==> flow/design.v <==
module Fifo_Datapath (
    input  logic        clk,
    input  logic        rst,
    input  logic        wc_en,       
    input  logic        rc_en,       
    input  logic [31:0] Data_in,
    output logic [31:0] Data_out,
    output logic        full,
    output logic        fifo_empty
);
    logic [3:0] w_addr;
    logic [3:0] r_addr;
    logic [31:0] Memory [15:0];
    logic [4:0] count;  
    always_ff @(posedge clk or posedge rst) begin
        if (rst)
            w_addr <= 0;
        else if (wc_en && !full)
            w_addr <= w_addr + 1;
    end
    always_ff @(posedge clk or posedge rst) begin
        if (rst) 
            r_addr <= 0;
        else if (rc_en && !fifo_empty)
            r_addr <= r_addr + 1;
    end
    always_ff @(posedge clk) begin
        if (wc_en && !full)
            Memory[w_addr] <= Data_in;
    end
    always_comb begin
        Data_out = (rst || fifo_empty)? 0: Memory[r_addr];
    end
    always_ff @(posedge clk or posedge rst) begin
        if (rst)
            count <= 0;
        else begin
            case ({wc_en && !full, rc_en && !fifo_empty})
                2'b10: count <= count + 1;  
                2'b01: count <= count - 1;  
                default: count <= count;    
            endcase
        end
    end
    assign full       = (count == 15);
    assign fifo_empty = (count == 0);
endmodule
module channel_ctrl(
    input  logic       clk,
    input  logic       rst,
    input  logic       channel_en,
    input  logic       readyIn,
    input  logic       fifo_full,
    input  logic       fifo_empty,
    input  logic       bsz,
    input  logic       tslb,
    input  logic       tsz,
    input  logic [1:0] M_HResp,
    output logic       irq,
    output logic [1:0] HTrans,
    output logic       write,
    output logic       b_sel, d_sel, t_sel, s_sel, h_sel,
    output logic       d_en, s_en, ts_en, burst_en, count_en, sz_en,
    output logic       rd_en, wr_en,
    output logic       trigger
);
    typedef enum logic [2:0] {
        DISABLED      = 3'b000,
        ENABLED       = 3'b001,
        READ_WAIT     = 3'b010,
        HOLD_READ     = 3'b011,
        WRITE_WAIT    = 3'b100,
        HOLD_WRITE    = 3'b101
    } state_t;
    localparam IDLE     = 2'b00;
    localparam BUSY     = 2'b01;
    localparam NON_SEQ  = 2'b10;
    localparam SEQ      = 2'b11;
    state_t current_state, next_state;
    always_ff @(posedge clk or posedge rst) begin
        if (rst)
            current_state <= DISABLED;
        else
            current_state <= next_state;
    end
    always_comb begin
        case (current_state)
            DISABLED: begin
                next_state = (channel_en) ? ENABLED : DISABLED;
            end
            ENABLED: begin
                next_state = tsz ? DISABLED : READ_WAIT;
            end
            READ_WAIT: begin
                if (!readyIn)
                    next_state = READ_WAIT;
                else if (!channel_en && readyIn) 
                    next_state = HOLD_READ;
                else if (channel_en && readyIn && !bsz && !M_HResp)
                    next_state = READ_WAIT;
                else if (channel_en && readyIn && bsz && (M_HResp == 0))
                    next_state = WRITE_WAIT;
                else
                    next_state = READ_WAIT;
            end
            HOLD_READ: begin
                if (channel_en && bsz) begin
                    next_state = WRITE_WAIT;
                end else if (channel_en && !bsz) begin
                    next_state = READ_WAIT;
                end else begin
                    next_state = HOLD_READ;
                end
            end
            WRITE_WAIT: begin
                if (!readyIn)
                    next_state = WRITE_WAIT;
                else if (channel_en && tsz && bsz)
                    next_state = DISABLED;
                else if (!channel_en && readyIn)
                    next_state = HOLD_WRITE; 
                else if (channel_en && readyIn && !bsz && (M_HResp == 0))
                    next_state = WRITE_WAIT; 
                else if (channel_en && readyIn && bsz && (M_HResp == 0))
                    next_state = READ_WAIT;
                else
                    next_state = WRITE_WAIT;
            end
            HOLD_WRITE: begin
                if (channel_en && !bsz) begin
                    next_state = WRITE_WAIT;
                end else if (channel_en && bsz) begin
                    if (tsz)
                        next_state = DISABLED;
                    else 
                        next_state = READ_WAIT;
                end else begin
                    next_state = HOLD_WRITE;
                end
            end
            default: next_state = current_state;
        endcase
    end
    always_comb begin
        irq       = 0;
        b_sel     = 0;
        d_sel     = 0;
        t_sel     = 0;
        s_sel     = 0;
        h_sel     = 0;
        d_en      = 0;
        s_en      = 0;
        ts_en     = 0;
        burst_en  = 0;
        count_en  = 0;
        sz_en     = 0;
        rd_en     = 0;
        wr_en     = 0;
        trigger   = 0;
        write     = 0;
        HTrans    = IDLE;
        case (current_state)
            DISABLED: begin
                if (channel_en) begin
                    t_sel     = 1;
                    d_sel     = 1;
                    s_sel     = 1;
                    burst_en  = 1;
                    s_en      = 1;
                    d_en      = 1;
                    sz_en     = 1;
                    ts_en     = 1;
                    HTrans    = IDLE;
                end
            end
            ENABLED: begin
                if (tsz) begin
                    irq = 1;
                end else if (channel_en) begin
                    write = 0;
                    count_en  = 1;
                    s_en = 1;
                    HTrans    = NON_SEQ;
                end
            end
            READ_WAIT: begin
                if (!readyIn && bsz) begin
                    write     = 0;
                    HTrans    = BUSY;
                    h_sel = 1;
                end else if (!readyIn && !bsz) begin
                    write = 0;
                    HTrans = BUSY;
                end else if (!channel_en && readyIn) begin
                    wr_en = 1;
                    HTrans = IDLE;
                end else if (channel_en && readyIn && (M_HResp == 0) && !bsz)  begin
                    write     = 0;
                    wr_en     = 1;
                    count_en  = 1;
                    s_en      = 1;
                    HTrans    = SEQ;
                end else if (channel_en && bsz && (M_HResp == 0) && readyIn)  begin
                    wr_en = 1;
                    ts_en = 1;
                    count_en = 1;
                    write    = 1;
                    h_sel    = 1;
                    d_en     = 1;
                    HTrans    = NON_SEQ;
                end
            end
            HOLD_READ: begin
                if (channel_en && !bsz) begin
                    count_en = 1;
                    s_en     = 1;
                    HTrans   = SEQ;
                end else if (channel_en && bsz) begin
                    ts_en = 1;
                    write = 1;
                    h_sel = 1;
                    d_en = 1;
                    count_en = 1;
                    HTrans = NON_SEQ;
                end else
                    HTrans = IDLE;
            end
            WRITE_WAIT: begin
                if (!readyIn && bsz) begin
                    write     = 1;
                    HTrans    = BUSY;
                    h_sel = 0;
                    trigger = 1;
                end else if (!readyIn && !bsz) begin
                    h_sel = 1;
                    trigger = 1;
                    HTrans = BUSY;
                    write = 1;
                end else if (!channel_en && readyIn) begin
                    rd_en = 1;
                    trigger = 1;
                    HTrans = IDLE;
                end else if (channel_en && tsz && bsz) begin
                    irq = 1;
                    rd_en = 1;
                    trigger = 1;
                    HTrans = IDLE;
                end else if (channel_en && readyIn && (M_HResp == 0) && !bsz) begin
                    h_sel = 1;
                    write = 1;
                    trigger = 1;
                    rd_en = 1;
                    d_en      =  1;
                    count_en  = 1;
                    HTrans    = SEQ;
                end
                else if (channel_en && readyIn && (M_HResp == 0) && !tslb && bsz) begin
                    h_sel = 0;
                    write = 0;
                    count_en  = 1;
                    s_en = 1;
                    trigger = 1;
                    rd_en = 1;
                    HTrans    = NON_SEQ;
                end else if (channel_en && readyIn && (M_HResp == 0) && tslb && bsz) begin
                    burst_en = 1;
                    b_sel = 1;
                    write = 0;
                    count_en  = 1;
                    s_en = 1;
                    h_sel = 0;
                    trigger = 1;
                    rd_en = 1;
                    HTrans    = NON_SEQ;
                end
            end
            HOLD_WRITE: begin
                if (channel_en && !bsz) begin
                    h_sel = 1;
                    write = 1;
                    d_en = 1;
                    count_en = 1;
                    HTrans = SEQ;
                end else if (channel_en && bsz) begin
                    if (tsz) begin
                        irq = 1;
                        HTrans = IDLE;
                    end else if (tslb) begin
                        burst_en = 1;
                        b_sel   = 1;
                        count_en = 1;
                        s_en = 1;
                        HTrans = NON_SEQ;
                    end else if (!tslb) begin
                        count_en = 1;
                        s_en = 1;
                        HTrans = NON_SEQ;
                    end
            end
        end
        endcase
    end
endmodule
module Dmac_Channel_Datapath (
    input  logic        clk,
    input  logic        rst,
    input  logic        s_sel,
    input  logic        d_sel,
    input  logic        b_sel,
    input  logic        t_sel,
    input  logic        s_en,
    input  logic        d_en,
    input  logic        ts_en,
    input  logic        sz_en,
    input  logic        burst_en,
    input  logic        count_en,
    input  logic        h_sel,
    input  logic        wr_en,
    input  logic        rd_en,
    input  logic        trigger,
    input  logic [31:0] S_Address,
    input  logic [31:0] D_Address,
    input  logic [31:0] T_Size,
    input  logic [31:0] B_Size,
    input  logic [31:0] R_Data,
    input  logic [1:0]  HSize,
    output logic        bs0,
    output logic        tslb,
    output logic        ts0,
    output logic        fifo_full,
    output logic        fifo_empty,
    output logic [31:0] MAddress,
    output logic [31:0] MWData,
    output logic [3:0]  MWStrb
);
    logic [31:0] Src_Addr, Dst_Addr, Transfer_Size, Burst_Size;
    logic [31:0] Incr_Src_Addr;
    logic [31:0] Incr_Dst_Addr;
    logic [31:0] Dec_Transfer_Size;
    always_comb begin
        Incr_Src_Addr      = Src_Addr + 32'd4;
        Incr_Dst_Addr      = Dst_Addr + 32'd4;
        Dec_Transfer_Size  = Transfer_Size - Burst_Size;
    end
    always_ff @(posedge clk or posedge rst) begin
        if (rst) begin
            Src_Addr <= 32'b0;
        end
        else if (s_en)
            Src_Addr <= s_sel ? S_Address : Incr_Src_Addr;
    end
    always_ff @(posedge clk or posedge rst) begin
        if (rst) begin
            Dst_Addr <= 32'b0;
        end
        else if (d_en)
            Dst_Addr <= d_sel ? D_Address : Incr_Dst_Addr;
    end
    always_ff @(posedge clk or posedge rst) begin
        if (rst) begin
            Transfer_Size <= 32'b0;
        end
        else if (ts_en)
            Transfer_Size <= t_sel ? T_Size : Dec_Transfer_Size;
    end
    always_ff @(posedge clk or posedge rst) begin
        if (rst) begin
            Burst_Size <= 32'b0;
        end
        else if (burst_en)
            Burst_Size <= (B_Size == 0)? 1: (b_sel ? 1 : B_Size);
    end
    assign tslb = (Transfer_Size < B_Size);
    logic [31:0] Decrement_Counter;
    logic [31:0] Decremented_Value;
    always_comb begin
        Decremented_Value = Decrement_Counter - 1;
    end
    always_ff @(posedge clk or posedge rst) begin
        if (rst)
            Decrement_Counter <= 32'b0;
        else if (count_en)
            Decrement_Counter <= (Decrement_Counter == 0) ? ((tslb) ? 0: Burst_Size-1)  : Decremented_Value;
    end
    assign MAddress = h_sel ? (Dst_Addr) : (Src_Addr);
    logic [31:0] fifo_out;
    Fifo_Datapath fifo_inst (
        .clk        (clk),
        .rst        (rst),
        .wc_en      (wr_en),
        .rc_en      (rd_en),
        .Data_in    (R_Data),
        .Data_out   (fifo_out),
        .full       (fifo_full),
        .fifo_empty (fifo_empty)
    );
    logic [1:0] HSize_Reg;
    always_ff @(posedge clk or posedge rst) begin
        if (rst) begin
            HSize_Reg <= 0;
        end
        else if (sz_en) begin
            HSize_Reg <= HSize;
        end
    end
    always_comb begin
        if (trigger) begin
            MWData = fifo_out;  
            case (HSize)
                2'b00: begin   
                    case (Src_Addr[1:0])
                        2'b00: MWStrb = 4'b0001;
                        2'b01: MWStrb = 4'b0010;
                        2'b10: MWStrb = 4'b0100;
                        2'b11: MWStrb = 4'b1000;
                        default: MWStrb = 4'b0000;
                    endcase
                end
                2'b01: begin   
                    case (Src_Addr[1:0])
                        2'b00: MWStrb = 4'b0011;  
                        2'b10: MWStrb = 4'b1100;
                        default: MWStrb = 4'b0000;
                    endcase
                end
                2'b10: MWStrb = 4'b1111;   
                default: MWStrb = 4'b0000;
            endcase
        end else begin
            MWData  = 32'b0;
            MWStrb  = 4'b0000;
        end
    end
    assign bs0 = (Decrement_Counter == 0);
    assign ts0 = (Transfer_Size == 0);
endmodule
module Dmac_Channel (
    input  logic        clk,
    input  logic        rst,
    input  logic        channel_en,
    input  logic        readyIn,
    input  logic [1:0]  M_HResp,
    input  logic [31:0] S_Address,
    input  logic [31:0] D_Address,
    input  logic [31:0] T_Size,
    input  logic [31:0] B_Size,
    input  logic [31:0] R_Data,
    input  logic [1:0]  HSize,
    output logic        irq,
    output logic        write,
    output logic [1:0]  HTrans,
    output logic [31:0] MAddress,
    output logic [31:0] MWData,
    output logic  [3:0] MWStrb
);
    logic s_sel, d_sel, b_sel, t_sel;
    logic s_en, d_en, ts_en, burst_en, count_en, sz_en;
    logic h_sel, rd_en, wr_en;
    logic fifo_full, fifo_empty;
    logic trigger;
    logic bs0, tslb, ts0;
    Dmac_Channel_Datapath datapath_inst (
        .clk         (clk),
        .rst         (rst),
        .s_sel       (s_sel),
        .d_sel       (d_sel),
        .b_sel       (b_sel),
        .t_sel       (t_sel),
        .s_en        (s_en),
        .d_en        (d_en),
        .ts_en       (ts_en),
        .sz_en       (sz_en),
        .burst_en    (burst_en),
        .count_en    (count_en),
        .h_sel       (h_sel),
        .wr_en       (wr_en),
        .rd_en       (rd_en),
        .trigger     (trigger),
        .S_Address   (S_Address),
        .D_Address   (D_Address),
        .T_Size      (T_Size),
        .B_Size      (B_Size),
        .R_Data      (R_Data),
        .HSize       (HSize),
        .bs0         (bs0),
        .tslb        (tslb),
        .ts0         (ts0),
        .fifo_full   (fifo_full),
        .fifo_empty  (fifo_empty),
        .MAddress    (MAddress),
        .MWData      (MWData),
        .MWStrb      (MWStrb)
    );
    channel_ctrl controller_inst (
        .clk         (clk),
        .rst         (rst),
        .channel_en  (channel_en),
        .readyIn     (readyIn),
        .fifo_full   (fifo_full),
        .fifo_empty  (fifo_empty),
        .bsz         (bs0),
        .tslb        (tslb),
        .tsz         (ts0),
        .M_HResp     (M_HResp),
        .irq         (irq),
        .HTrans      (HTrans),
        .write       (write),
        .b_sel       (b_sel),
        .d_sel       (d_sel),
        .t_sel       (t_sel),
        .s_sel       (s_sel),
        .h_sel       (h_sel),
        .d_en        (d_en),
        .s_en        (s_en),
        .ts_en       (ts_en),
        .sz_en       (sz_en),
        .burst_en    (burst_en),
        .count_en    (count_en),
        .rd_en       (rd_en),
        .wr_en       (wr_en),
        .trigger     (trigger)
    );
endmodule
module Dmac_Main_Ctrl(
    input  logic clk,
    input  logic rst,
    input  logic [1:0] DmacReq,
    input  logic con_new_sel,
    input  logic irq,
    input  logic Bus_Grant,
    input  logic C_config,
    output logic con_sel,
    output logic Bus_Req,
    output logic HReadyOut,
    output logic [1:0] S_HResp,
    output logic Interrupt,
    output logic con_en,
    output logic Channel_en_1, Channel_en_2,
    output logic hold,
    output logic [1:0] ReqAck
);
    typedef enum logic [1:0] {
        IDLE     = 2'b00,
        MSB_REQ  = 2'b01,
        LSB_REQ  = 2'b10,
        WAIT     = 2'b11
    } state_t;
    state_t current_state, next_state;
    always_ff @(posedge clk or posedge rst) begin
        if (rst)
            current_state <= IDLE;
        else
            current_state <= next_state;
    end
    always_comb begin
        hold         = 0;
        Bus_Req      = 0;
        Interrupt    = 0;
        con_en       = 0;
        con_sel      = 0;
        HReadyOut    = 0;
        ReqAck       = 2'b00;
        S_HResp      = 2'b00;
        next_state   = current_state;   
        case (current_state)
            IDLE: begin
                if (DmacReq[1] == 1'b1) begin
                    hold     = 1;
                    Bus_Req  = 1;
                    next_state = MSB_REQ;
                end else if (DmacReq == 2'b01) begin
                    hold     = 1;
                    Bus_Req  = 1;
                    next_state = LSB_REQ;
                end
            end
            MSB_REQ: begin
                if (!irq && ({C_config, Bus_Grant} == 2'b11)) begin
                    con_en       = 0;
                    con_sel      = 0;
                    ReqAck       = 2'b10;
                    next_state   = WAIT;
                end else if (irq && ({C_config, Bus_Grant} == 2'b11)) begin
                    Interrupt  = 1;
                    con_sel = 1;
                    next_state = IDLE;
                end else
                    Bus_Req = 1;
            end
            LSB_REQ: begin
                if (!irq && ({C_config, Bus_Grant} == 2'b11)) begin
                    con_en       = 1;
                    con_sel      = 1;
                    ReqAck       = 2'b01;
                    next_state   = WAIT;
                end else if (irq && ({C_config, Bus_Grant} == 2'b11)) begin
                    Interrupt  = 1;
                    con_sel = 1;
                    next_state = IDLE;
                end else
                    Bus_Req = 1;
            end
            WAIT: begin
                if (({Bus_Grant, con_new_sel} == 2'b00)) begin
                    next_state = MSB_REQ;
                    Bus_Req    = 1;
                end else if (({Bus_Grant, con_new_sel} == 2'b01)) begin
                    next_state = LSB_REQ;
                    Bus_Req    = 1;
                    con_sel    = 1;
                end else
                 if (!irq && !con_new_sel) begin
                    con_sel    = 0;
                    con_en     = 1;
                    next_state = WAIT;
                end else if (!irq && con_new_sel) begin
                    con_sel    = 1;
                    con_en     = 1;
                    next_state = WAIT;
                end else if (irq && ({Bus_Grant, con_new_sel} == 2'b10)) begin
                    Interrupt  = 1;
                    con_sel = con_new_sel;
                    next_state = IDLE;
                end else if (irq && ({Bus_Grant, con_new_sel} == 2'b11)) begin
                    Interrupt  = 1;
                    con_sel = con_new_sel;
                    next_state = IDLE;
                end
            end
        endcase
    end
    always_comb begin
        Channel_en_1 = 0;
        Channel_en_2 = 0;
        case (current_state)
            MSB_REQ: Channel_en_1 = C_config && Bus_Grant;
            LSB_REQ: Channel_en_2 = C_config && Bus_Grant;
            WAIT: begin
                Channel_en_1 = Bus_Grant && !con_new_sel;
                Channel_en_2 = Bus_Grant && con_new_sel;
            end
            default: ;
        endcase
    end
endmodule
module Dmac_Main_Datapath(
    input logic clk,
    input logic rst,
    input logic write,
    input logic HSel,
    input logic [1:0] STrans,  
    input logic channel_en_1,
    input logic channel_en_2,
    input logic [31:0] HWData,
    input logic [31:0] HAddr,
    input logic [31:0] MRData,
    input logic HReady,
    input logic [1:0] M_HResp,
    input logic con_en,
    input logic con_sel,
    output logic C_config,
    output logic irq,
    output logic con_new_sel,
    output logic [31:0] MAddress,
    output logic [31:0] MWData,
    output logic [3:0] MBurst_Size,
    output logic MWrite,
    output logic [3:0] MWStrb,
    output logic [1:0] MTrans
);
logic dmac_selected;
logic [3:0] decoded_address;
logic [31:0] Size_Reg, SAddr_Reg, DAddr_Reg, Ctrl_Reg;
logic [31:0] latched_address;
logic latched_write, latched_sel;
logic [1:0] latched_STrans;
assign  dmac_selected = latched_write && latched_STrans[1] && latched_sel;
assign decoded_address = latched_address[5:2];
assign C_config = Ctrl_Reg[16];
always_ff @( posedge clk ) begin
    if (rst) begin
        latched_address <= 32'b0;
        latched_write <= 0;
        latched_STrans <= 2'b0;
        latched_sel <= 0;
    end else begin
        latched_address <= HAddr;
        latched_STrans <= STrans;
        latched_sel <= HSel;
        latched_write <= write;
    end
end
always_ff @(posedge clk or posedge rst) begin
    if (rst) begin
        Size_Reg <= 32'b0;
        SAddr_Reg <= 32'b0;
        DAddr_Reg <= 32'b0;
        Ctrl_Reg <= 32'b0;
    end
    else if (irq)
        Ctrl_Reg <= 32'b0;
    else if (dmac_selected) begin
        case (decoded_address)
            4'b0000: Size_Reg <=  HWData;
            4'b0001: SAddr_Reg <= HWData;
            4'b0010: DAddr_Reg <= HWData;
            4'b0011: Ctrl_Reg <=  HWData;
            default: ;
        endcase
    end
end
logic irq_1;
logic write_1;
logic [1:0]  MTrans_1;
logic [31:0] MAddress_1;
logic [31:0] MWData_1;
logic [3:0] MWStrb_1;
Dmac_Channel channel_1 (
    .clk(clk),
    .rst(rst),
    .channel_en(channel_en_1),
    .readyIn(HReady),
    .M_HResp(M_HResp),
    .S_Address(SAddr_Reg),
    .D_Address(DAddr_Reg),
    .T_Size(Size_Reg),
    .B_Size({{28{1'b0}}, {Ctrl_Reg[3:0]}}),
    .R_Data(MRData),
    .HSize(Ctrl_Reg[5:4]),
    .irq(irq_1),
    .write(write_1),
    .HTrans(MTrans_1),
    .MAddress(MAddress_1),
    .MWData(MWData_1),
    .MWStrb(MWStrb_1)
);
logic irq_2;
logic write_2;
logic [1:0]  MTrans_2;
logic [31:0] MAddress_2;
logic [31:0] MWData_2;
logic [3:0] MWStrb_2;
Dmac_Channel channel_2 (
    .clk(clk),
    .rst(rst),
    .channel_en(channel_en_2),
    .readyIn(HReady),
    .M_HResp(M_HResp),
    .S_Address(SAddr_Reg),
    .D_Address(DAddr_Reg),
    .T_Size(Size_Reg),
    .B_Size({{28{1'b0}}, {Ctrl_Reg[3:0]}}) ,
    .R_Data(MRData),
    .HSize(Ctrl_Reg[5:4]),
    .irq(irq_2),
    .write(write_2),
    .HTrans(MTrans_2),
    .MAddress(MAddress_2),
    .MWData(MWData_2),
    .MWStrb(MWStrb_2)
);
assign MAddress = con_sel? MAddress_2 : MAddress_1;
assign MWData = con_sel? MWData_2 : MWData_1;
assign MTrans = con_sel? MTrans_2 : MTrans_1;
assign MBurst_Size = Ctrl_Reg[3:0];
assign MWrite = con_sel? write_2 : write_1;
assign irq = irq_1 || irq_2; 
assign MWStrb = con_sel? MWStrb_2 : MWStrb_1;
always_ff @(posedge clk or posedge rst) begin
    if (rst) begin
        con_new_sel <= 0;
    end
    else if (con_en) begin
        con_new_sel <= con_sel;
    end
end
endmodule
module Dmac_Top (
    input  logic        clk,
    input  logic        rst,
    input  logic        write,
    input  logic        HSel,
    input  logic [1:0]  STrans,
    input  logic [31:0] HWData,
    input  logic [31:0] HAddr,
    input  logic [31:0] MRData,
    input  logic        HReady,
    input  logic [1:0]  M_HResp,
    output logic HReadyOut,
    output logic [1:0] S_HResp,
    input  logic [1:0]  DmacReq,      
    input  logic        Bus_Grant,   
    output logic [31:0] MAddress,
    output logic [31:0] MWData,
    output logic [3:0]  MBurst_Size,
    output logic        MWrite,
    output logic [1:0]  MTrans,
    output logic [3:0]  MWStrb,
    output logic        Bus_Req,
    output logic        Interrupt,
    output logic [1:0]  ReqAck
);
    logic con_sel, con_en, irq, con_new_sel, C_config;
    logic hold;
    logic channel_en_1, channel_en_2;
    Dmac_Main_Datapath datapath_inst (
        .clk            (clk),
        .rst            (rst),
        .write          (write),
        .HSel           (HSel),
        .STrans         (STrans),
        .channel_en_1   (channel_en_1),
        .channel_en_2   (channel_en_2),
        .HWData         (HWData),
        .HAddr          (HAddr),
        .MRData         (MRData),
        .HReady         (HReady),
        .M_HResp          (M_HResp),
        .con_en         (con_en),
        .con_sel        (con_sel),
        .C_config       (C_config),
        .irq            (irq),
        .con_new_sel    (con_new_sel),
        .MAddress       (MAddress),
        .MWData         (MWData),
        .MBurst_Size    (MBurst_Size),
        .MWrite         (MWrite),
        .MTrans         (MTrans),
        .MWStrb         (MWStrb)
    );
    Dmac_Main_Ctrl controller_inst (
        .clk            (clk),
        .rst            (rst),
        .DmacReq        (DmacReq),
        .con_new_sel    (con_new_sel),
        .irq            (irq),
        .Bus_Grant      (Bus_Grant),
        .C_config       (C_config),
        .con_sel        (con_sel),
        .HReadyOut      (HReadyOut),
        .S_HResp          (S_HResp),
        .Bus_Req        (Bus_Req),
        .Interrupt      (Interrupt),
        .con_en         (con_en),
        .Channel_en_1   (channel_en_1),
        .Channel_en_2   (channel_en_2),
        .hold           (hold),
        .ReqAck         (ReqAck)
    );
endmodule
# Step by step through the tools: Dmac_Top

What the tools print for Dmac_Top, step after step.
Lines are those of the file above, counted from 1.
Library cell names are shortened.
Not given: --

Top module: Dmac_Top
Clock input: clk
Cell library: sky130hd
Corner: tt_025C_1v80

# After elaboration

Counts by Yosys on the flattened word-level netlist (proc, flatten, opt, wreduce; memories kept). Register bits leave out memories and registers merged into their read ports (data or address). Print and check cells are left out.
Memory sizes are those after Yosys's memory passes, which may raise the word count (mostly to a power of two), join words into wider ones and drop unused or constant bits.

Register bits: 478
RAM bits: 1024
Memories: 2
Input port bits: 108
Output and inout port bits: 82
Word-level cells: 516

Memory list:

| name                                                   | depth | bits a word | read ports | write ports | RTL line | RTL |
| datapath_inst.channel_1.datapath_inst.fifo_inst.Memory | 16    | 32          | 1          | 1           | 13       | `logic [31:0] Memory [15:0];` |
| datapath_inst.channel_2.datapath_inst.fifo_inst.Memory | 16    | 32          | 1          | 1           | 13       |  |

$add $sub $neg: 18
$lt $le $gt $ge: 2
Eq/ne operators: 38
Mux-type cells: 326
Bitwise logic cells: 1
Reductions and logical operators: 101

Operator list:

| cell                                         | number |
| two-way mux 32 bit                           | 22 |
| two-way mux 1 bit                            | 180 |
| zero test 32 bit                             | 5 |
| subtractor 32 x 1 -> 32 bit with constant B  | 4 |
| adder 32 x 3 -> 32 bit with constant B       | 4 |
| two-way mux 2 bit                            | 52 |
| two-way mux 3 bit                            | 24 |
| subtractor 32 bit                            | 2 |
| less-than comparator 32 x 4 -> 1 bit         | 2 |
| logical AND 1 bit                            | 55 |
| two-way mux 17 bit                           | 3 |
| case mux 3 bit (select 6 bit)                | 2 |
| case mux 4 bit (select 4 bit)                | 2 |
| two-way mux 4 bit                            | 7 |
| case mux 1 bit (select 3 bit)                | 9 |
| equality test 2 bit with constant B          | 12 |
| case mux 4 bit (select 3 bit)                | 2 |
| case mux 5 bit (select 2 bit)                | 2 |
| case mux 2 bit (select 5 bit)                | 2 |
| case mux 1 bit (select 5 bit)                | 4 |
| case mux 1 bit (select 4 bit)                | 5 |
| equality test 2 x 1 -> 1 bit with constant B | 8 |
| adder 4 x 1 -> 4 bit with constant B         | 4 |
| case mux 4 bit (select 2 bit)                | 2 |
| zero test 1 bit                              | 13 |
| zero test 2 bit                              | 6 |
| equality test 3 x 2 -> 1 bit with constant B | 4 |
| equality test 3 bit with constant B          | 4 |

Other operator kinds: 22; their cells: 45.

# Longest topological paths

Depth = most cells in a row (Yosys ltp): at word level without a register or memory, in the mapped netlist without a sequential cell, where the memories' decode and read muxes count.

Word-level depth: 20
ABC_AREA: 0
Mapped depth: 16

# Synthesis result

The flow's flattened synthesis, as Yosys stat reports it; memories are mapped. The netlist is that of the ABC_AREA named above (0 if unset); the other value can give another one.
Totals and module areas in this step are rounded.

Cell count: 4300
Chip area (Yosys): 62800 sq um
Sequential area: 41200 sq um
Flip-flops: 1441

Cell types:

| cell     | number | total area (sq um) |
| edfxtp_1 | 1024   | 3.07E+04 |
| dfrtp_1  | 407    | 1.02E+04 |
| mux4_2   | 224    | 5.04E+03 |
| mux2i_1  | 203    | 2.03E+03 |
| o21ai_0  | 345    | 1.73E+03 |
| mux2_2   | 132    | 1.49E+03 |
| nand2_1  | 315    | 1.18E+03 |
| a21oi_1  | 205    | 1.03E+03 |
| xor2_1   | 81     | 709.43 |
| nor2_1   | 159    | 596.822 |
| clkbuf_1 | 157    | 589.315 |
| ha_1     | 42     | 525.504 |
| xnor2_1  | 57     | 499.229 |
| nand3_1  | 89     | 445.427 |
| nor3_1   | 78     | 390.374 |
| a221oi_1 | 35     | 306.544 |
| a211oi_1 | 37     | 277.766 |
| a31o_2   | 31     | 271.51 |

Other cell types: 72; their cells: 679.
By module: a second synthesis without flattening, with its own total; a netlist apart from the flattened one above.

Cell total of the unflattened synthesis: 5273
Area (unflattened synthesis): 71000 sq um

Rows give one instance, submodules left out.

Modules:

| module                | times used | cells | area (sq um) | sequential area (sq um) |
| Fifo_Datapath         | 2          | 878   | 20300        | 15700 |
| Dmac_Channel_Datapath | 2          | 1491  | 12000        | 4000 |
| Dmac_Main_Datapath    | 1          | 344   | 5040         | 2740 |
| channel_ctrl          | 2          | 74    | 601          | 151 |
| Dmac_Main_Ctrl        | 1          | 43    | 332          | 101 |
| Dmac_Channel          | 2          | 0     | 0.0          | 0.0 |
| Dmac_Top              | 1          | 0     | 0.0          | 0.0 |

# Timing after synthesis

Source: OpenSTA report_checks on the synthesized netlist (no wires, ideal clock, input and output delay 20% of the period each), path of least setup slack; recovery checks are left aside. Register names are those of the netlist, which keeps one name where synthesis merged equal registers.

Path kind: input port to output port
From: input port HReady
To: output port MAddress[10]
Clock period: 10000 ps
External input delay: 2000 ps
Arrival: 3890 ps
Required time: 8000 ps
Slack: 4110 ps
Path delay: 1890 ps
Stages on the path: 9
Path buffers: 3
Synthesis period reached: 5890 ps

"path delay" is the arrival time less input delay plus setup time.
A path that ends at an output port has no setup time.
"stages on the path" counts driving pins, that of a launching flip-flop among them; a cell with two outputs on the path counts twice.
"synthesis period reached" is the clock period less the worst setup slack; recovery checks do not enter. This is arithmetic on one report: input and output delays are still those of the set period (20% each).
The rows between start and end are the longest chain of elaborated cells between them; the timing report does not say that the signal goes this way. Where chains are equally long, one stands for them.
A line is the first line of the expression or statement that the cell stems from. Yosys adds cells for indexed reads and writes and turns some case tables into memories.

Path through: clkbuf_1 a21oi_1 a211oi_1 a31oi_1 o22ai_2 a41oi_1 buf_2 buf_1 mux2i_1
Length of the longest elaborated chain: 15

Ends and longest elaborated chain, post-synthesis:

| what                          | RTL line | RTL |
| from (decl)                   | 787      | `input  logic        HReady,` |
| logical AND 1 bit             | 239      | `end else if (!channel_en && readyIn) begin` |
| two-way mux 1 bit             | 239      |  |
| two-way mux 1 bit             | 234      | `end else if (!readyIn && !bsz) begin` |
| two-way mux 1 bit             | 229      | `if (!readyIn && bsz) begin` |
| case mux 1 bit (select 3 bit) | 162      | `case (current_state)` |
| logical OR 1 bit              | 767      | `assign irq = irq_1 \|\| irq_2;` |
| logical AND 1 bit             | 624      | `end else if (irq && ({Bus_Grant, con_new_sel} == 2'b11)) begin` |
| two-way mux 1 bit             | 624      |  |
| two-way mux 1 bit             | 620      | `end else if (irq && ({Bus_Grant, con_new_sel} == 2'b10)) begin` |
| two-way mux 1 bit             | 616      | `end else if (!irq && con_new_sel) begin` |
| two-way mux 1 bit             | 612      | `if (!irq && !con_new_sel) begin` |
| two-way mux 1 bit             | 607      | `end else if (({Bus_Grant, con_new_sel} == 2'b01)) begin` |
| two-way mux 1 bit             | 604      | `if (({Bus_Grant, con_new_sel} == 2'b00)) begin` |
| case mux 1 bit (select 4 bit) | 565      | `case (current_state)` |
| two-way mux 32 bit            | 762      | `assign MAddress = con_sel? MAddress_2 : MAddress_1;` |
| to (decl)                     | 793      | `output logic [31:0] MAddress,` |

# Timing after layout

From the final timing report of job 1: the path of least setup slack in the routed layout; clock arrival at registers is part of the times.
The path's times are printed in steps of 10 ps; the period is the one set.

Path kind: input port to output port
From: input port HReady
To: output port MAddress[24]
Clock period: 10000 ps
External input delay: 2000 ps
Arrival: 6470 ps
Required time: 8000 ps
Slack: 1530 ps
Stages on the path: 10
Path buffers: 3

The rows between start and end are the longest chain of elaborated cells between them; the timing report does not say that the signal goes this way. Where chains are equally long, one stands for them.

Path through: clkdlybuf4s50_1 nor3b_1 o211ai_1 a21boi_0 a211oi_1 a31oi_4 buf_4 mux2i_1 mux2i_1 clkdlybuf4s50_1
Length of the longest elaborated chain: 15

Ends and longest elaborated chain, post-layout:

| what                          | RTL line | RTL |
| from (decl)                   | 787      | `input  logic        HReady,` |
| logical AND 1 bit             | 239      | `end else if (!channel_en && readyIn) begin` |
| two-way mux 1 bit             | 239      |  |
| two-way mux 1 bit             | 234      | `end else if (!readyIn && !bsz) begin` |
| two-way mux 1 bit             | 229      | `if (!readyIn && bsz) begin` |
| case mux 1 bit (select 3 bit) | 162      | `case (current_state)` |
| logical OR 1 bit              | 767      | `assign irq = irq_1 \|\| irq_2;` |
| logical AND 1 bit             | 624      | `end else if (irq && ({Bus_Grant, con_new_sel} == 2'b11)) begin` |
| two-way mux 1 bit             | 624      |  |
| two-way mux 1 bit             | 620      | `end else if (irq && ({Bus_Grant, con_new_sel} == 2'b10)) begin` |
| two-way mux 1 bit             | 616      | `end else if (!irq && con_new_sel) begin` |
| two-way mux 1 bit             | 612      | `if (!irq && !con_new_sel) begin` |
| two-way mux 1 bit             | 607      | `end else if (({Bus_Grant, con_new_sel} == 2'b01)) begin` |
| two-way mux 1 bit             | 604      | `if (({Bus_Grant, con_new_sel} == 2'b00)) begin` |
| case mux 1 bit (select 4 bit) | 565      | `case (current_state)` |
| two-way mux 32 bit            | 762      | `assign MAddress = con_sel? MAddress_2 : MAddress_1;` |
| to (decl)                     | 793      | `output logic [31:0] MAddress,` |

Wiki page: Dmac_Top / flow data

Top module Dmac_Top; platform sky130hd; tools Yosys and OpenROAD; 3 stored runs in no particular order. Input and output delays are each 20% of the period that was set; the output load is 0.01 pF.
"power": no workload was simulated; the value follows from the tool's default switching activity.
The results are shown rounded.
Settings: . = not set for that run.

| name                                    | job 1  | job 2  | job 3   |
| CORE_UTILIZATION                        | 40     | 18     | 18      |
| PLACE_DENSITY                           | 0.6    | 0.77   | 0.77    |
| period_ns                               | 10.0   | 10.7   | 10.7    |
| CAP_MARGIN                              | 20     | 20     | 20      |
| CORE_MARGIN                             | 2      | 3      | 3       |
| SLEW_MARGIN                             | 20     | 20     | 20      |
| CELL_PAD_IN_SITES_DETAIL_PLACEMENT      | .      | 2      | 2       |
| CELL_PAD_IN_SITES_GLOBAL_PLACEMENT      | .      | 1      | 1       |
| CORE_ASPECT_RATIO                       | .      | 0.97   | 1.96    |
| CTS_CLUSTER_DIAMETER                    | .      | 203    | 203     |
| GPL_TIMING_DRIVEN                       | .      | 0      | 1       |
| MIN_ROUTING_LAYER                       | .      | met2   | met2    |
| SETUP_SLACK_MARGIN                      | .      | 0.69   | 0.69    |
| TNS_END_PERCENT                         | .      | 5      | 5       |
| CTS_CLUSTER_SIZE                        | .      | .      | 37      |
| MAX_ROUTING_LAYER                       | .      | .      | met4    |
| area of the synthesized netlist (sq um) | 62800  | 62800  | 62800   |
| total die area (sq um)                  | 160000 | 356000 | 356000  |
| standard-cell area after layout (sq um) | 72000  | 76500  | 71400   |
| worst slack on setup checks (ps)        | 1530   | 1190   | 1860    |
| smallest hold slack (ps)                | 476    | 487    | 505     |
| power (W)                               | 0.0127 | 0.0123 | 0.00918 |
